==> flow/design.v <==
module CLBP
#(
    parameter INT_WIDTH     = 9,
    parameter FRAC_WIDTH    = 16
)
(
    input                                       clk,
    input                                       rst,
    input                                       enable,
    output reg  [11:0]                          gray_addr,
    output reg                                  gray_OE,
    input       [7:0]                           gray_data,
    output reg  [11:0]                          lbp_addr,
    output reg                                  lbp_WEN,
    output reg  [7:0]                           lbp_data,
    output reg  [(INT_WIDTH+FRAC_WIDTH)-1:0]    theta,  
    output reg                                  theta_valid,
    input       [(INT_WIDTH+FRAC_WIDTH)-1:0]    cos_data,
    input                                       cos_valid,
    input       [(INT_WIDTH+FRAC_WIDTH)-1:0]    sin_data,
    input                                       sin_valid,
    output reg                                  finish
    );  
    parameter state_bit = 4;
    reg [state_bit-1:0] cur_state;
    reg [state_bit-1:0] next_state;
    localparam [state_bit-1:0] UNENABLE = 4'd0;
    localparam [state_bit-1:0] READY = 4'd1;
    localparam [state_bit-1:0] WAIT_AND_READ = 4'd2;
    localparam [state_bit-1:0] BILINEAR_INTERPOLATION = 4'd3;
    localparam [state_bit-1:0] WRITE = 4'd4;
    localparam [state_bit-1:0] FINISH = 4'd5;
    reg [11:0] addr;
    reg [7:0] center_value;
    reg [3:0] counter;
    reg [2:0] k;
    reg signed [(INT_WIDTH+FRAC_WIDTH)-1:0] rx;
    reg signed [(INT_WIDTH+FRAC_WIDTH)-1:0] ry;
    reg signed [(INT_WIDTH+FRAC_WIDTH)-1:0] x_1;
    reg signed [(INT_WIDTH+FRAC_WIDTH)-1:0] x_2;
    reg signed [(INT_WIDTH+FRAC_WIDTH)-1:0] y_1;
    reg signed [(INT_WIDTH+FRAC_WIDTH)-1:0] y_2;
    reg signed [(INT_WIDTH+FRAC_WIDTH)-1:0] tx;
    reg signed [(INT_WIDTH+FRAC_WIDTH)-1:0] ty;
    reg signed [((INT_WIDTH+FRAC_WIDTH)*2)-1:0] w;  
    reg signed [((INT_WIDTH+FRAC_WIDTH)*2+8)-1:0] neighbor;  
    parameter [(INT_WIDTH+FRAC_WIDTH)-1:0] PI = 25'd205887;
    parameter signed [(INT_WIDTH+FRAC_WIDTH)-1:0] ONE = 25'd65536;
    parameter signed [(INT_WIDTH+FRAC_WIDTH)-1:0] ZERO = 25'd0;
	always @(posedge clk or posedge rst) begin
        if (rst) begin
            cur_state <= UNENABLE;
            addr <= 12'd0;
            gray_addr <= 12'd0;
            gray_OE <= 1'd0;
            lbp_addr <= 12'd0;
            lbp_WEN <= 1'd0;
            lbp_data <= 8'd0;
			theta_valid<= 1'd0;
            finish <= 1'd0;
        end
        else begin
            cur_state <= next_state;
            case (cur_state)
                UNENABLE: begin
                    addr <= 12'd0;
                    gray_addr <= 12'd0;
                    gray_OE <= 1'd0;
                    lbp_addr <= 12'd0;
                    lbp_WEN <= 1'd0;
                    lbp_data <= 8'd0;
                    theta_valid<= 1'd0;
                    finish <= 1'd0;
                end
                READY: begin
                    center_value <= 8'd0;  
                    gray_addr <= addr;
                    gray_OE <= 1'd1;
                    theta <= 25'd0;
                    theta_valid <= 1'd0;
                    lbp_addr <= 12'd0;
                    lbp_WEN <= 1'd0;
                    lbp_data <= 8'd0;
                    counter <= 4'd0;
                    k <= 3'd0;
                end
                WAIT_AND_READ: begin
                    if (counter == 4'd1) begin 
                        counter <= 4'd0;  
						center_value <= gray_data;
                    end
                    else
                        counter <= 4'd1;  
                end
                BILINEAR_INTERPOLATION: begin
                    if (counter == 4'd11)
                        counter <= 4'd0;
                    else
                        counter <= counter + 4'd1;
                    case (counter)
                        4'd0: begin
                            theta_valid <= 1'd1;
                            theta <= ((PI << 1) * k) >>> 3;
                            neighbor <= 58'd0;
                        end
                        4'd2: begin
                            if (cos_data == 25'd65535) 
                                rx <= ONE;
                            else if (cos_data == -25'd65535) 
                                rx <= -ONE;
                            else 
                                rx <= cos_data;
                            if (sin_data == 25'd65535) 
                                ry <= ONE;
                            else if (sin_data == -25'd65535)
                                ry <= -ONE;
                            else 
                                ry <= sin_data;
                        end
                        4'd3: begin
                            rx <= rx * 3'd3;  
                            ry <= -(ry * 3'd3);  
                        end
                        4'd4: begin
                            x_1 <= {rx[24:16], 16'd0};
                            x_2 <= (rx[15:0]) ? {rx[24:16] + 9'd1, 16'd0} : rx;
                            y_1 <= {ry[24:16], 16'd0};
                            y_2 <= (ry[15:0]) ? {ry[24:16] + 9'd1, 16'd0} : ry;
                        end
                        4'd5: begin
                            if (x_1[24] == 1'd0 && y_1[24] == 1'd0) begin
                                gray_addr <= addr + {y_1[21:16], x_1[21:16]};
                            end
                            else if (x_1[24] == 1'd1 && y_1[24] == 1'd0) begin
                                gray_addr <= addr + {y_1[21:16], 6'd0} - {4'd0, (~x_1[23:16]+8'd1)};
                            end
                            else if (x_1[24] == 1'd0 && y_1[24] == 1'd1) begin
                                gray_addr <= addr - {(~y_1[23:16]+8'd1) << 6} + {6'd0, x_1[21:16]};
                            end
                            else begin
                                gray_addr <= addr - {(~y_1[23:16]+8'd1) << 6} - {4'd0, (~x_1[23:16]+8'd1)};
                            end
                            tx <= rx - x_1;
                            ty <= ry - y_1;
                        end
                        4'd6: begin
                            if (x_1[24] == 1'd0 && y_2[24] == 1'd0) begin
                                gray_addr <= addr + {y_2[21:16], x_1[21:16]};
                            end
                            else if (x_1[24] == 1'd1 && y_2[24] == 1'd0) begin
                                gray_addr <= addr + {y_2[21:16], 6'd0} - {4'd0, (~x_1[23:16]+8'd1)};
                            end
                            else if (x_1[24] == 1'd0 && y_2[24] == 1'd1) begin
                                gray_addr <= addr - {(~y_2[23:16]+8'd1) << 6} + {6'd0, x_1[21:16]};
                            end
                            else begin
                                gray_addr <= addr - {(~y_2[23:16]+8'd1) << 6} - {4'd0, (~x_1[23:16]+8'd1)};
                            end
                            w <= {25'd0, (ONE - tx)} * {25'd0, (ONE - ty)};
                        end
                        4'd7: begin
                            if (x_2[24] == 1'd0 && y_1[24] == 1'd0) begin
                                gray_addr <= addr + {y_1[21:16], x_2[21:16]};
                            end
                            else if (x_2[24] == 1'd1 && y_1[24] == 1'd0) begin
                                gray_addr <= addr + {y_1[21:16], 6'd0} - {4'd0, (~x_2[23:16]+8'd1)};
                            end
                            else if (x_2[24] == 1'd0 && y_1[24] == 1'd1) begin
                                gray_addr <= addr - {(~y_1[23:16]+8'd1) << 6} + {6'd0, x_2[21:16]};
                            end
                            else begin
                                gray_addr <= addr - {(~y_1[23:16]+8'd1) << 6} - {4'd0, (~x_2[23:16]+8'd1)};
                            end
                            neighbor <= neighbor + gray_data * w[40:16];
                            w <= {25'd0, tx} * {25'd0, (ONE - ty)};
                        end
                        4'd8: begin
                            if (x_2[24] == 1'd0 && y_2[24] == 1'd0) begin
                                gray_addr <= addr + {y_2[21:16], x_2[21:16]};
                            end
                            else if (x_2[24] == 1'd1 && y_2[24] == 1'd0) begin
                                gray_addr <= addr + {y_2[21:16], 6'd0} - {4'd0, (~x_2[23:16]+8'd1)};
                            end
                            else if (x_2[24] == 1'd0 && y_2[24] == 1'd1) begin
                                gray_addr <= addr - {(~y_2[23:16]+8'd1) << 6} + {6'd0, x_2[21:16]};
                            end
                            else begin
                                gray_addr <= addr - {(~y_2[23:16]+8'd1) << 6} - {4'd0, (~x_2[23:16]+8'd1)};
                            end
                            neighbor <= neighbor + gray_data * w[40:16];
                            w <= {25'd0, (ONE - tx)} * {25'd0, ty};
                        end
                        4'd9: begin
                            neighbor <= neighbor + gray_data * w[40:16];
                            w <= {25'd0, tx} * {25'd0, ty};
                        end
                        4'd10: begin
                            neighbor <= neighbor + gray_data * w[40:16]; 
                        end
                        4'd11: begin
                            if (neighbor[15]) begin
                                if ((neighbor[23:16]+8'd1) >= center_value)
                                    lbp_data[k] <= 1'd1;
                            end
                            else begin
                                if (neighbor[23:16] >= center_value)
                                    lbp_data[k] <= 1'd1;
                            end
                            if (k < 3'd7) begin
                                k <= k + 3'd1;
                            end
						end
						default: begin
						end
                    endcase
                end
                WRITE: begin
                    if (k == 3'd0) begin
                        lbp_WEN <= 1'd1;
                        lbp_data <= 8'd0;
                        lbp_addr <= addr;
                    end
                    else begin
                        lbp_WEN <= 1'd1;
                        lbp_addr <= addr;
                    end
                    addr <= addr + 12'd1;
                end
                FINISH: begin
                    finish <= 1'd1;
                end
            endcase
        end
    end
    always @(*) begin
        case (cur_state)
            UNENABLE: begin
                if (enable) 
                    next_state = READY;
                else
                    next_state = UNENABLE;
            end
            READY: begin
                if (addr[11:6] == 6'd0  || addr[11:6] == 6'd1  || addr[11:6] == 6'd2 ||
                        addr[5:0] == 6'd0   || addr[5:0] == 6'd1   || addr[5:0] == 6'd2  || 
                        addr[5:0] == 6'd61  || addr[5:0] == 6'd62  || addr[5:0] == 6'd63 || 
                        addr[11:6] == 6'd61 || addr[11:6] == 6'd62 || addr[11:6] == 6'd63) begin
                    next_state = WRITE;
                end
                else begin
                    next_state = WAIT_AND_READ;
                end
            end
            WAIT_AND_READ: begin
                if (counter == 4'd1)
                    next_state = BILINEAR_INTERPOLATION;
                else
                    next_state = WAIT_AND_READ;
            end
            BILINEAR_INTERPOLATION: begin
                if (k == 3'd7 && counter == 4'd11)
                    next_state = WRITE;
                else
                    next_state = BILINEAR_INTERPOLATION;
            end
            WRITE: begin
                if (addr == 12'd4095) begin
                    next_state = FINISH;
                end 
                else begin
                    next_state = READY;
                end
            end
            FINISH: begin
                next_state = UNENABLE;
            end
            default: begin
                next_state = UNENABLE;
            end
        endcase
    end
endmodule
module HCU(
    input               clk,
    input               rst,
    input               mode,
    input               enable,
    input   [3:0]       gridX,
    input   [3:0]       gridY,
    output  reg         lbp_ren,
    output  reg [11:0]  lbp_addr,
    input       [7:0]   lbp_rdata,
    output  reg         hist_wen_train,
    output  reg [7:0]   hist_wdata_train,
    output  reg [20:0]  hist_addr_train, 
    output  reg         hist_ren_train,
    input   [7:0]       hist_rdata_train,
    output  reg         hist_wen_predict,
    output  reg [7:0]   hist_wdata_predict,
    output  reg [13:0]  hist_addr_predict,
    output  reg         hist_ren_predict,
    input   [7:0]       hist_rdata_predict,
    output  reg         done
    );
	parameter state_bit = 4;
    reg [state_bit-1:0] cur_state;
    reg [state_bit-1:0] next_state;
    localparam [state_bit-1:0] UNENABLE = 4'd0;
    localparam [state_bit-1:0] INITIAL_HIST = 4'd1;
    localparam [state_bit-1:0] INITIAL_HIST_ADDR = 4'd2;
    localparam [state_bit-1:0] INITIAL_HIST_END = 4'd3;
    localparam [state_bit-1:0] SEND_LBP_ADDR = 4'd4;
    localparam [state_bit-1:0] WAIT_LBP_DATA = 4'd5;
    localparam [state_bit-1:0] SEND_HIST_ADDR = 4'd6;
    localparam [state_bit-1:0] WAIT_HIST_DATA = 4'd7;
    localparam [state_bit-1:0] WRITE_HIST_DATA = 4'd8;
    localparam [state_bit-1:0] NEXT_ADDR = 4'd9;
    reg [11:0] lbp_addr_counter; 
    reg [20:0] hist_addr_counter; 
    always @(posedge clk or posedge rst) begin
        if (rst) begin
            cur_state <= UNENABLE;
            lbp_ren <= 1'd0;
            lbp_addr <= 12'd0;
            hist_wen_train <= 1'd0;
            hist_wdata_train <= 8'd0;
            hist_addr_train <= 21'd0;
            hist_ren_train <= 1'd0;
            hist_wen_predict <= 1'd0;
            hist_wdata_predict <= 8'd0;
            hist_addr_predict <= 14'd0;
            hist_ren_predict <= 1'd0;
            lbp_addr_counter <= 12'd0;
            hist_addr_counter <= 21'd0;
			done <= 1'd0;
        end
        else begin
            cur_state <= next_state;
            case (cur_state)
                UNENABLE: begin
                    lbp_ren <= 1'd0;
                    lbp_addr <= 12'd0;
                    done <= 1'd0;
                    if (mode) begin
                        hist_addr_counter <= 21'd0;
                        hist_addr_predict <= hist_addr_counter;
                    end
                    else begin
                        hist_addr_train <= hist_addr_counter;
                    end
                end
                INITIAL_HIST: begin
                    if (mode) begin
                        hist_wen_predict <= 1'd1;
                        hist_wdata_predict <= 8'd0;
                    end
                    else begin
                        hist_wen_train <= 1'd1;
                        hist_wdata_train <= 8'd0;
                    end
                end
                INITIAL_HIST_ADDR: begin
                    if (mode) begin
                        hist_addr_predict <= hist_addr_predict + 14'd1;
                    end
                    else begin
                        hist_addr_train <= hist_addr_train + 21'd1;
                    end
                end
                INITIAL_HIST_END: begin
                    if (mode) begin
                        hist_wen_predict <= 1'd0;
                    end
                    else begin
                        hist_wen_train <= 1'd0;
                    end
                end
                SEND_LBP_ADDR: begin
                    lbp_ren <= 1'd1;
                end
                SEND_HIST_ADDR: begin
                    lbp_ren <= 1'd0;
                    if (mode) begin
                        hist_addr_predict <= hist_addr_counter[13:0] + {6'd0, lbp_rdata}; 
                    end
                    else begin
                        hist_addr_train <= hist_addr_counter + {13'd0, lbp_rdata}; 
                    end
                end
                WAIT_HIST_DATA: begin
                    if (mode) begin
                        hist_ren_predict <= 1'd1;
                    end
                    else begin
                        hist_ren_train <= 1'd1;
                    end
                end
                WRITE_HIST_DATA: begin
                    if (mode) begin
                        hist_ren_predict <= 1'd0;
                        hist_wen_predict <= 1'd1;
                        hist_wdata_predict <= hist_rdata_predict + 8'd1;
                    end
                    else begin
                        hist_ren_train <= 1'd0;
                        hist_wen_train <= 1'd1;
                        hist_wdata_train <= hist_rdata_train + 8'd1;
                    end
                end
                NEXT_ADDR: begin
                    if (mode) begin
                        hist_wen_predict <= 1'd0; 
                    end
                    else begin
                        hist_wen_train <= 1'd0; 
                    end
                    if (lbp_addr == 12'd4095) begin 
                        lbp_addr <= lbp_addr + 12'd1;
                        lbp_addr_counter <= lbp_addr + 12'd1;
                        hist_addr_counter <= hist_addr_counter + 21'd256; 
                        done <= 1'd1;
                    end
                    else if (lbp_addr[8:0] == 9'd511) begin 
                        lbp_addr <= lbp_addr + 12'd1;
                        lbp_addr_counter <= lbp_addr + 12'd1;
                        hist_addr_counter <= hist_addr_counter + 21'd256; 
                    end
                    else if (lbp_addr[8:0] == lbp_addr_counter[8:0] + 9'd455) begin 
                        lbp_addr <= lbp_addr_counter + 12'd8;
                        lbp_addr_counter <= lbp_addr_counter + 12'd8;
                        hist_addr_counter <= hist_addr_counter + 21'd256; 
                    end
                    else if (lbp_addr[2:0] == lbp_addr_counter[2:0] + 3'd7) begin 
                        lbp_addr <= lbp_addr + 12'd57;
                    end
                    else begin 
                        lbp_addr <= lbp_addr + 12'd1;
                    end
                end
                default: ;
            endcase
        end
    end
    always @(*) begin
        case (cur_state)
            UNENABLE: begin
                if (enable) 
                    next_state = INITIAL_HIST;
                else
                    next_state = UNENABLE;
            end
            INITIAL_HIST: begin
                if (mode) begin
                    if (hist_addr_predict == 14'd16383) begin
                        next_state = INITIAL_HIST_END;
                    end
                    else begin
                        next_state = INITIAL_HIST_ADDR;
                    end
                end
                else begin
                    if (hist_addr_train == hist_addr_counter + 21'd16383) begin
                        next_state = INITIAL_HIST_END;
                    end
                    else begin
                        next_state = INITIAL_HIST_ADDR;
                    end
                end
            end
            INITIAL_HIST_ADDR: begin
                next_state = INITIAL_HIST;
            end
            INITIAL_HIST_END: begin
                next_state = SEND_LBP_ADDR;
            end
            SEND_LBP_ADDR: begin
                next_state = SEND_HIST_ADDR;
            end
            SEND_HIST_ADDR: begin
                next_state = WAIT_HIST_DATA;
            end
            WAIT_HIST_DATA: begin
                next_state = WRITE_HIST_DATA;
            end
            WRITE_HIST_DATA: begin
                next_state = NEXT_ADDR;
            end
            NEXT_ADDR: begin
                if (lbp_addr == 12'd4095) begin 
                    next_state = UNENABLE;
                end
                else begin
                    next_state = SEND_LBP_ADDR;
                end
            end
            default: begin
                next_state = UNENABLE;
            end
        endcase
    end
endmodule
module DCU(
    input               clk,
    input               rst,
    input               enable,
    input   [20:0]      hist_addr_offset,
    output  reg [20:0]  hist_addr_train,
    output  reg         hist_ren_train,
    input   [7:0]       hist_rdata_train, 
    output  reg [13:0]  hist_addr_predict,
    output  reg         hist_ren_predict,
    input   [7:0]       hist_rdata_predict, 
    output  reg [17:0]  distance, 
    output  reg         valid
);
    parameter state_bit = 3;
    reg [state_bit-1:0] cur_state;
    reg [state_bit-1:0] next_state;
    localparam [state_bit-1:0] UNENABLE = 3'd0;
    localparam [state_bit-1:0] INITIAL_HIST_ADDR = 3'd1;
    localparam [state_bit-1:0] WAIT_HIST_DATA = 3'd2;
    localparam [state_bit-1:0] CAL_DISTANCE = 3'd3;
    localparam [state_bit-1:0] FINISH = 3'd4;
    always @(posedge clk or posedge rst) begin
        if (rst) begin
            cur_state <= UNENABLE;
            hist_addr_train <= 21'd0;
            hist_ren_train <= 1'd0;
            hist_addr_predict <= 14'd0;
            hist_ren_predict <= 1'd0;
            distance <= 18'd0;
            valid <= 1'd0;
        end
        else begin
            cur_state <= next_state;
            case (cur_state)
                UNENABLE: begin
                    hist_addr_train <= 21'd0; 
                    hist_ren_train <= 1'd0;
                    hist_addr_predict <= 14'd0;
                    hist_ren_predict <= 1'd0;
                    distance <= 18'd0;
                    valid <= 1'd0;
                end
                INITIAL_HIST_ADDR: begin 
                    hist_addr_train <= hist_addr_offset;
                end
                WAIT_HIST_DATA: begin
                    hist_ren_train <= 1'd1;
                    hist_ren_predict <= 1'd1;
                end
                CAL_DISTANCE: begin
                    hist_addr_train <= hist_addr_train + 21'd1;
                    hist_ren_train <= 1'd0;
                    hist_addr_predict <= hist_addr_predict + 14'd1;
                    hist_ren_predict <= 1'd0;
                    distance <= distance + ((hist_rdata_predict - hist_rdata_train) * (hist_rdata_predict - hist_rdata_train));
                end
                FINISH: begin
                    valid <= 1'd1;
                end
                default: ;
            endcase
        end
    end
    always @(*) begin
        case (cur_state)
            UNENABLE: begin
                if (enable) begin
                    next_state = INITIAL_HIST_ADDR;
                end
                else begin
                    next_state = UNENABLE;
                end
            end
            INITIAL_HIST_ADDR: begin
                next_state = WAIT_HIST_DATA;
            end
            WAIT_HIST_DATA: begin 
                next_state = CAL_DISTANCE;
            end
            CAL_DISTANCE: begin
                if (hist_addr_predict == 14'd16383) begin
                    next_state = FINISH;
                end
                else begin
                    next_state = WAIT_HIST_DATA;
                end
            end
            FINISH: begin
                next_state = UNENABLE;
            end
            default: begin
                next_state = UNENABLE;
            end
        endcase
    end
endmodule   
module Comparator(
    input                   clk,
    input                   rst,
    input                   enable,
    input   [7:0]           histcount,
    input                   dcu_valid,
    input   [17:0]          distance,
    input   [4:0]           id,
    output  reg             id_ren,
    output  reg [7:0]       id_counter, 
    output  reg             dcu_enable,
    output  reg [4:0]       label,
    output  reg [17:0]      minDistance,
    output  reg [20:0]      hist_addr_offset,
    output  reg             done
);
    parameter state_bit = 3;
    reg [state_bit-1:0] cur_state;
    reg [state_bit-1:0] next_state;
    localparam [state_bit-1:0] UNENABLE = 3'd0;
    localparam [state_bit-1:0] DCU_ENABLE = 3'd1;
    localparam [state_bit-1:0] DCU_PROC = 3'd2;
    always @(posedge clk or posedge rst) begin
        if (rst) begin
            cur_state <= UNENABLE;
            id_ren <= 1'd0;
            id_counter <= 8'd0;
            label <= 5'd0;
            minDistance <= 18'd0;
            hist_addr_offset <= 21'd0;
            done <= 1'd0;
        end
        else begin
            cur_state <= next_state;
            case (cur_state)
                UNENABLE: begin
                    id_ren <= 1'd0;
                    id_counter <= 8'd0;
                    minDistance <= 18'd262143; 
                    hist_addr_offset <= 21'd0;
                    done <= 1'd0;
                end
                DCU_ENABLE: begin
                    hist_addr_offset <= {id_counter[6:0], 14'd0}; 
                    id_ren <= 1'd1;
                end
                DCU_PROC: begin
                    if (dcu_valid) begin
                        if (distance < minDistance) begin
                            minDistance <= distance; 
                            label <= id;
                        end
                        if (id_counter + 8'd1 == histcount) begin
                            done <= 1'd1;
                        end
                        id_ren <= 1'd0;
                        id_counter <= id_counter + 8'd1;
                    end
                end
                default: ;
            endcase
        end
    end
    always @(*) begin
        case (cur_state)
            UNENABLE: begin
                if (enable) begin
                    next_state = DCU_ENABLE;
                end
                else begin
                    next_state = UNENABLE;
                end
            end
            DCU_ENABLE: begin
                next_state = DCU_PROC;
            end
            DCU_PROC: begin
                if (dcu_valid) begin
                    if (id_counter + 8'd1 == histcount) begin
                        next_state = UNENABLE;
                    end
                    else begin
                        next_state = DCU_ENABLE;
                    end
                end
                else begin
                    next_state = DCU_PROC;
                end
            end
            default: next_state = UNENABLE;
        endcase
    end
    always @(*) begin
        case (cur_state)
            DCU_ENABLE: dcu_enable = 1'd1;
            default: dcu_enable = 1'd0;
        endcase
    end
endmodule
module Controller(
    input               clk,
    input               rst,
    input               mode,
    input               enable,
    input               valid,
    input   [4:0]       id,
    output  reg [7:0]   id_addr,
    output  reg [4:0]   id_wdata,
    output  reg         id_wen,
	output	reg			lbp_enable,
	input   			lbp_finish,
	output  reg			ram_clbp,
    input   [3:0]       gridX_i,     
    input   [3:0]       gridY_i,        
    output  reg         hcu_enable,
    output  reg [3:0]   gridX_o,
    output  reg [3:0]   gridY_o,  
    input               hcu_finish,      
    input               comparator_finish,
    output  reg         comparator_enable,
    output  reg         ram_comp
);
    parameter state_bit = 3;
    reg [state_bit-1:0] cur_state;
    reg [state_bit-1:0] next_state;
    localparam [state_bit-1:0] UNENABLE = 3'd0;
    localparam [state_bit-1:0] CLBP_ENABLE = 3'd1;
    localparam [state_bit-1:0] CLBP_PROC = 3'd2;
    localparam [state_bit-1:0] HCU_TRAIN_ENABLE = 3'd3;
    localparam [state_bit-1:0] HCU_TRAIN_PROC = 3'd4;
    localparam [state_bit-1:0] WAIT_ID_VALID = 3'd5;
    localparam [state_bit-1:0] COMPARATOR_ENABLE = 3'd6;
    localparam [state_bit-1:0] COMPARATOR_PROC = 3'd7;
    always @(posedge clk or posedge rst) begin
        if (rst) begin
            cur_state <= UNENABLE;
            gridX_o <= 4'd0; 
            gridY_o <= 4'd0; 
            id_addr <= 8'd0;
            id_wdata <= 5'd0;
            id_wen <= 1'd0;
        end
        else begin
            cur_state <= next_state;
            case (cur_state)
                UNENABLE: begin
                    gridX_o <= 4'd8; 
                    gridY_o <= 4'd8; 
                    id_wdata <= id; 
                end
                CLBP_ENABLE: begin
                    if (mode == 1'd0) begin
                        id_wen <= 1'd1;
                    end
                end
                CLBP_PROC: begin
                    if (mode == 1'd0) begin
                        id_wen <= 1'd0;
                    end
                end
                HCU_TRAIN_ENABLE: begin
                    if (mode == 1'd0) begin
                        id_addr <= id_addr + 8'd1;
                    end
                end
                HCU_TRAIN_PROC: begin
                end
                WAIT_ID_VALID: begin
                    id_wdata <= id; 
                end
                COMPARATOR_ENABLE: begin
                end
                COMPARATOR_PROC: begin
                end
                default: ;
            endcase
        end
    end
    always @(*) begin
        case (cur_state)
            UNENABLE: begin
                if (enable) begin
                    next_state = CLBP_ENABLE;
                end
                else begin
                    next_state = UNENABLE;
                end
            end
            CLBP_ENABLE: begin
				next_state = CLBP_PROC;
            end
            CLBP_PROC: begin
                if (lbp_finish) begin
                    next_state = HCU_TRAIN_ENABLE;
                end
                else begin
                    next_state = CLBP_PROC;
                end
            end
            HCU_TRAIN_ENABLE: begin
                next_state = HCU_TRAIN_PROC;
            end
            HCU_TRAIN_PROC: begin
                if (hcu_finish) begin
                    next_state = WAIT_ID_VALID;
                end
                else begin
                    next_state = HCU_TRAIN_PROC;
                end
            end
            WAIT_ID_VALID: begin
                if (mode) begin
                    next_state = COMPARATOR_ENABLE;
                end
                else begin
                    next_state = CLBP_ENABLE;
                end
            end
            COMPARATOR_ENABLE: begin
                next_state = COMPARATOR_PROC;
            end
            COMPARATOR_PROC: begin
                if (comparator_finish) begin
                    next_state = CLBP_ENABLE;
                end
                else begin
                    next_state = COMPARATOR_PROC;
                end
            end
            default: next_state = UNENABLE;
        endcase
    end
    always @(*) begin
        case (cur_state)
            CLBP_ENABLE: begin
                lbp_enable = 1'd1;
            end
            default: begin
                lbp_enable = 1'd0;
            end
        endcase
    end
    always @(*) begin
        case (cur_state)
            HCU_TRAIN_ENABLE, HCU_TRAIN_PROC: ram_clbp = 1'd1;
            default: ram_clbp = 1'd0;
        endcase
    end
    always @(*) begin
        case (cur_state)
            HCU_TRAIN_ENABLE: hcu_enable = 1'd1;
            default: hcu_enable = 1'd0;
        endcase
    end
    always @(*) begin
        case (cur_state)
            COMPARATOR_ENABLE: comparator_enable = 1'd1;
            default: comparator_enable = 1'd0;
        endcase
    end
    always @(*) begin
        case (cur_state)
            COMPARATOR_ENABLE, COMPARATOR_PROC: ram_comp = 1'd1;
            default: ram_comp = 1'd0;
        endcase
    end
endmodule
module top(
    input           clk,
    input           rst,
    input           enable,
    input           mode,
    input           valid, 
    input   [4:0]   id,
    input   [3:0]   gridX,
    input   [3:0]   gridY,
	output 	[11:0]	gray_addr,
	output			gray_ren,
	input	[7:0]	gray_rdata,
    output  [11:0]  lbp_addr,
    output          lbp_wen,
	output			lbp_ren,
    input   [7:0]   lbp_rdata,
	output	[7:0] 	lbp_wdata,
	output	[24:0]	theta,
	output			theta_valid,
	input	[24:0]	cos_data,
	input			cos_valid,
	input	[24:0]	sin_data,
	input			sin_valid,
	output			lbp_finish,
    output  [7:0]   id_addr,
    output  [4:0]   id_wdata,
    output          id_wen,
    output          id_ren,
    input   [4:0]   id_rdata,
    output  [20:0]  hist_addr_train,
    output  [7:0]   hist_wdata_train,
    output          hist_wen_train,
    output          hist_ren_train,
    input   [7:0]   hist_rdata_train,
    output  [13:0]  hist_addr_predict,
    output  [7:0]   hist_wdata_predict,
    output          hist_wen_predict,
    output          hist_ren_predict,
    input   [7:0]   hist_rdata_predict,  
    output          hcu_finish,
    output          done,
    output  [4:0]   label,
    output  [17:0]  minDistance
);
    wire clbp_enable;
    wire [11:0] clbp_lbp_addr;
    wire clbp_lbp_wen;
    wire [7:0] clbp_lbp_wdata;
    wire hcu_enable;
    wire hcu_lbp_ren;
    wire [11:0] hcu_lbp_addr;
    wire [20:0] hcu_hist_addr_train;
    wire hcu_hist_ren_train;
    wire [13:0] hcu_hist_addr_predict;
    wire hcu_hist_ren_predict;
    wire [3:0] gridX_o;
    wire [3:0] gridY_o;
    wire dcu_enable;
    wire [20:0] dcu_hist_addr_train;
    wire dcu_hist_ren_train;
    wire [13:0] dcu_hist_addr_predict;
    wire dcu_hist_ren_predict;
    wire comparator_finish;
    wire comparator_enable;
    wire ram_comp;
    wire ram_clbp;
    wire [7:0] controller_id_addr;
    wire [7:0] comparator_id_addr;
    wire [20:0] hist_addr_offset;
    wire [17:0] distance;
    wire dcu_valid;
    CLBP M1(.clk(clk), .rst(rst), .enable(clbp_enable), 
            .gray_addr(gray_addr), .gray_OE(gray_ren), .gray_data(gray_rdata),
            .lbp_addr(clbp_lbp_addr), .lbp_WEN(clbp_lbp_wen), .lbp_data(clbp_lbp_wdata), 
            .theta(theta), .theta_valid(theta_valid),
            .cos_data(cos_data), .cos_valid(cos_valid), .sin_data(sin_data), .sin_valid(sin_valid),
            .finish(lbp_finish));
    HCU M2(.clk(clk), .rst(rst), .mode(mode), .enable(hcu_enable), .gridX(gridX_o), .gridY(gridY_o), 
           .lbp_ren(hcu_lbp_ren), .lbp_addr(hcu_lbp_addr), .lbp_rdata(lbp_rdata), 
           .hist_wen_train(hist_wen_train), .hist_wdata_train(hist_wdata_train), .hist_addr_train(hcu_hist_addr_train), .hist_ren_train(hcu_hist_ren_train), .hist_rdata_train(hist_rdata_train),
           .hist_wen_predict(hist_wen_predict), .hist_wdata_predict(hist_wdata_predict), .hist_addr_predict(hcu_hist_addr_predict), .hist_ren_predict(hcu_hist_ren_predict), .hist_rdata_predict(hist_rdata_predict),
           .done(hcu_finish));
    Controller M3(.clk(clk), .rst(rst), .mode(mode), .enable(enable), .valid(valid),
                  .id(id), .id_addr(controller_id_addr), .id_wdata(id_wdata), .id_wen(id_wen),
                  .lbp_enable(clbp_enable), .lbp_finish(lbp_finish), .ram_clbp(ram_clbp),
                  .gridX_i(gridX), .gridY_i(gridY), .hcu_enable(hcu_enable), .gridX_o(gridX_o), .gridY_o(gridY_o), .hcu_finish(hcu_finish),      
                  .comparator_finish(done), .comparator_enable(comparator_enable), .ram_comp(ram_comp));
    DCU M4(.clk(clk), .rst(rst), .enable(dcu_enable), .hist_addr_offset(hist_addr_offset),
           .hist_addr_train(dcu_hist_addr_train), .hist_ren_train(dcu_hist_ren_train), .hist_rdata_train(hist_rdata_train),
           .hist_addr_predict(dcu_hist_addr_predict), .hist_ren_predict(dcu_hist_ren_predict), .hist_rdata_predict(hist_rdata_predict), 
           .distance(distance), .valid(dcu_valid));
    Comparator M5(.clk(clk), .rst(rst), .enable(comparator_enable),
                  .histcount(controller_id_addr), .dcu_valid(dcu_valid), .distance(distance),
                  .id(id_rdata), .id_ren(id_ren), .id_counter(comparator_id_addr), 
                  .dcu_enable(dcu_enable), .label(label), .minDistance(minDistance), .hist_addr_offset(hist_addr_offset), .done(done));
    assign lbp_addr = (ram_clbp) ? hcu_lbp_addr : clbp_lbp_addr;
    assign lbp_wen = (ram_clbp) ? 1'd0 : clbp_lbp_wen;
    assign lbp_wdata = (ram_clbp) ? 8'd0 : clbp_lbp_wdata;
    assign lbp_ren = (ram_clbp) ? hcu_lbp_ren : 1'd0;
    assign hist_addr_train = (ram_comp) ? dcu_hist_addr_train : hcu_hist_addr_train;
    assign hist_ren_train = (ram_comp) ? dcu_hist_ren_train : hcu_hist_ren_train;
    assign hist_addr_predict = (ram_comp) ? dcu_hist_addr_predict : hcu_hist_addr_predict;
    assign hist_ren_predict = (ram_comp) ? dcu_hist_ren_predict : hcu_hist_ren_predict;
    assign id_addr = (ram_comp) ? comparator_id_addr : controller_id_addr;
endmodule
# From RTL to reports: top
# Tool output for the design above, in the order of the flow.
# Line numbers count from 1 in the design file above.
# Operators: Yosys type, input widths -> output width; for muxes data width and select width s.
# Library cell names are shortened.
# The mark n/a stands for no value.
# inputs
top_module	top
clk_port	clk
lib	sky130hd
corner	tt_025C_1v80

# Elaborated design
# Source: Yosys, flattened and elaborated, memories not mapped. Widths are those after wreduce. Registers that Yosys merges into a memory's read port (data or address) are not register bits. Print and check cells do not count.
# op_classes
addsub	56
n_mux	142
shift	1
bitwise	13
compare	4
n_eq	92
multipliers	9
n_reduce_logical	102
# op_table
cell	n
$mul 25x25->41	4
$mul 18x18->18	1
$mul 8x25->33	1
$mux 12	20
$mux 25	7
$mux 21	8
$pmux 41 s4	1
$pmux 25 s2	3
$pmux 21 s3	2
$sub 12x8->12	10
$pmux 58 s2	1
$mux 8	13
$mul 25x2->25 const B	2
$pmux 21 s2	2
$add 12x12->12	6
$pmux 18 s2	2
$pmux 12 s2	3
$pmux 8 s2	4
$mul 18x3->21 const A	1
$add 58x58->58	1
$add 8x1->8 const B	7
$mux 14	4
$reduce_and 3->1	18
$sub 18x25->25 const A	2
$eq 25x16->1 const B	2
$sub 25x25->25	2
$eq 25x25->1 const B	2
$add 12x6->12	4
# Not listed: further kinds 83, cells in them 286.
# bits
input_bits	107
word_cells	473
out_inout_bits	157
regBits	565

# Longest topological paths
# Longest topological path by Yosys (ltp), each cell counted once; first at word level (registers and memories cut), then after technology mapping (sequential cells cut; the memories' decode and read muxes count).
# depth
word_depth	14
ABC_AREA	0
mapped_depth	37
ltp_nobuf	34

# Mapped cells and area
# Yosys stat after the flow's synthesis: flattened, memories mapped to cells. It holds for the ABC_AREA given above (unset counts as 0); a run with the other value may have another netlist.
# mapped
synth_area_um2	112530.4
sequential_area_um2	13369.1
mapped_cells	12666
ff_cells	492
# by_type
cell_type	n	type_area_um2
fa_1	2145	4.29E+04
ha_1	907	1.13E+04
inv_1	2551	9.58E+03
nand2_1	2069	7.77E+03
dfrtp_1	277	6.93E+03
edfxtp_1	210	6.31E+03
and2_1	761	4.76E+03
xnor2_1	418	3.66E+03
clkbuf_1	613	2.3E+03
xor2_1	223	1.95E+03
a21oi_1	344	1.72E+03
o21ai_0	341	1.71E+03
nor2_1	434	1.63E+03
a21o_1	143	1073.53
mux2_2	69	776.995
nand3_1	132	660.634
nor3_1	89	445.427
and3_1	71	444.176
# Not listed: further types 66, cells in them 869.
# The figures by module come from a second, unflattened synthesis with its own total; it is not the netlist above.
# hier_totals
cells_unflattened	12691
hier_area_um2	113545.1
# Rows give one instance, submodules left out.
# by_module
mod	cells	seq_area_um2	area_um2	n_inst
CLBP	10744	7658.6	95683.0	1
HCU	846	2578.7	7156.9	1
DCU	704	1502.7	6296.0	1
Comparator	246	1077.3	2499.9	1
top	74	0.0	958.4	1
Controller	77	576.8	950.9	1

# Timing after synthesis
# OpenSTA on the mapped netlist: ideal clock, no wires. The path of least setup slack (recovery checks aside). Input and output delay are each 20% of the period. Register names are those of the netlist, which keeps one name where synthesis merged equal registers.
# synth_path
path_type	in2reg
start	input rst
end	register M1.neighbor[0]
path_slack_ns	1.533
arrival_time_ns	10.054
path_delay_ns	8.067
tclk_ns	12.0
driving_pins	3
synth_period_reached_ns	10.467
# "path_delay_ns" = arrival - input delay + setup time.
# "driving_pins": output pins that drive a net of the path, with the launching flip-flop's if there is one; two outputs of one cell count as two.
# "synth_period_reached_ns" is the clock period less the worst setup slack; recovery checks do not enter. This is arithmetic on one report: input and output delays are still those of the set period (20% each).
# Between the ends stands the longest chain of elaborated cells between them, by number of cells; it is not shown to be the way that was timed. Of several equally long chains one is given.
# A line is the first line of the expression or statement that the cell stems from. Yosys adds cells for indexed reads and writes and turns some case tables into memories.
# A register here has more assigning lines than the two given.
# synth_via
cell_sequence	inv_1 -> nand2_1 -> a21oi_1
elab_chain_len	2
cells_between	2
lines_between	0
classes_between	logic (1); reduce/logical (1)
# synth_rtl
item	line_no	source
from (decl)	868	input           rst,
$not 1->1	n/a
$reduce_and 3->1	n/a
to (assign)	174	neighbor <= neighbor + gray_data * w[40:16];
to (assign)	190	neighbor <= neighbor + gray_data * w[40:16];
to (decl)	46	reg signed [((INT_WIDTH+FRAC_WIDTH)*2+8)-1:0] neighbor;

# Timing after layout
# From the final timing report of run 2: the path of least setup slack in the routed layout; clock arrival at registers is part of the times.
# layout_path
path_type	reg2reg
start	register M1.tx[1]
end	register M1.w[38]
tclk_ns	12.0
path_slack_ns	1.30
driving_pins	30
arrival_time_ns	11.09
# Between the ends stands the longest chain of elaborated cells between them, by number of cells; it is not shown to be the way that was timed. Of several equally long chains one is given.
# A register here has more assigning lines than the two given.
# layout_via
cell_sequence	edfxtp_1 -> inv_1 -> ha_2 -> or4b_2 -> o41ai_2 -> nand2b_1 -> xnor2_2 -> and2_1 -> fa_1 -> fa_1 -> fa_1 -> inv_1 -> fa_1 -> fa_1 -> inv_1 -> fa_1 -> fa_1 -> ha_1 -> a21o_1 -> nor2_1 -> o211ai_1 -> o2111ai_1 -> a21oi_1 -> a32o_1 -> a211o_1 -> a21oi_1 -> xor2_1 -> o22ai_1 -> a21oi_1 -> o21ai_0
elab_chain_len	3
cells_between	6
classes_between	add/sub (1); mul (4); mux (1)
# layout_rtl
item	line_no	source
from (decl)	43	reg signed [(INT_WIDTH+FRAC_WIDTH)-1:0] tx;
from (assign)	143	tx <= rx - x_1;
$sub 18x25->25	191	w <= {25'd0, (ONE - tx)} * {25'd0, ty};
$mul 25x25->41	191
$pmux 41 s4	100	case (counter)
to (assign)	159	w <= {25'd0, (ONE - tx)} * {25'd0, (ONE - ty)};
to (assign)	175	w <= {25'd0, tx} * {25'd0, (ONE - ty)};
to (decl)	45	reg signed [((INT_WIDTH+FRAC_WIDTH)*2)-1:0] w;

# top through Yosys and OpenROAD on sky130hd: 3 stored runs, unordered, with their settings and measured results. The constraints put input and output delay at 20% of the set period each and load the outputs with 0.01 pF.
# By "timing.achieved_period_ns" is meant the clock period of the run minus its worst setup slack. This is arithmetic on one report: input and output delays are still those of the set period (20% each).
# "worst_path_allowed_less_slack_ns" means the part of the period allowed to the worst setup path (the constraints hold back 20% at inputs and 20% at outputs) less its slack; where the path has registers, the arrival times of their clocks count too.
# By "total_power_uw" is meant OpenSTA's value without simulated activity: inputs other than the clock are taken to toggle once in ten clock periods, and the tool carries that through the logic.
# Settings: -- = not set for that run.
# A result given as -- is not shown for that run.
run name	CAP_MARGIN	CELL_PAD_IN_SITES_DETAIL_PLACEMENT	CELL_PAD_IN_SITES_GLOBAL_PLACEMENT	CORE_UTILIZATION	HOLD_SLACK_MARGIN	MAX_ROUTING_LAYER	MIN_ROUTING_LAYER	SETUP_SLACK_MARGIN	TNS_END_PERCENT	period_ns	CORE_MARGIN	SLEW_MARGIN	CTS_CLUSTER_DIAMETER	CTS_CLUSTER_SIZE	PLACE_DENSITY_LB_ADDON	ys_area_um2	worst_path_allowed_less_slack_ns	worst_path_kind	worst_hold_slack_ns	design.die.area_um2	total_power_uw	final_setup_ws_ns	total_negative_slack_ns	finalUtil_frac	final_stdcell_area_um2	timing.achieved_period_ns
run 1	0	2	3	51	0.19	met5	met2	2.23	85	11.1	2	20	--	--	--	--	--	--	--	--	--	--	--	--	--	--
run 2	20	--	--	40	--	--	--	--	--	12.0	2	20	--	--	--	112530.4	10.70	reg2reg	0.384	285583.0	10286	1.297	0.000	0.435	121558.0	10.703
run 3	20	1	1	17	-0.08	met5	--	1.42	40	17.2	2	20	114	10	0.26	112530.4	12.12	reg2reg	0.391	668470.0	7137	5.085	0.000	0.194	127908.0	12.115
# Run 1: unfinished; error GPL-0301 in placement
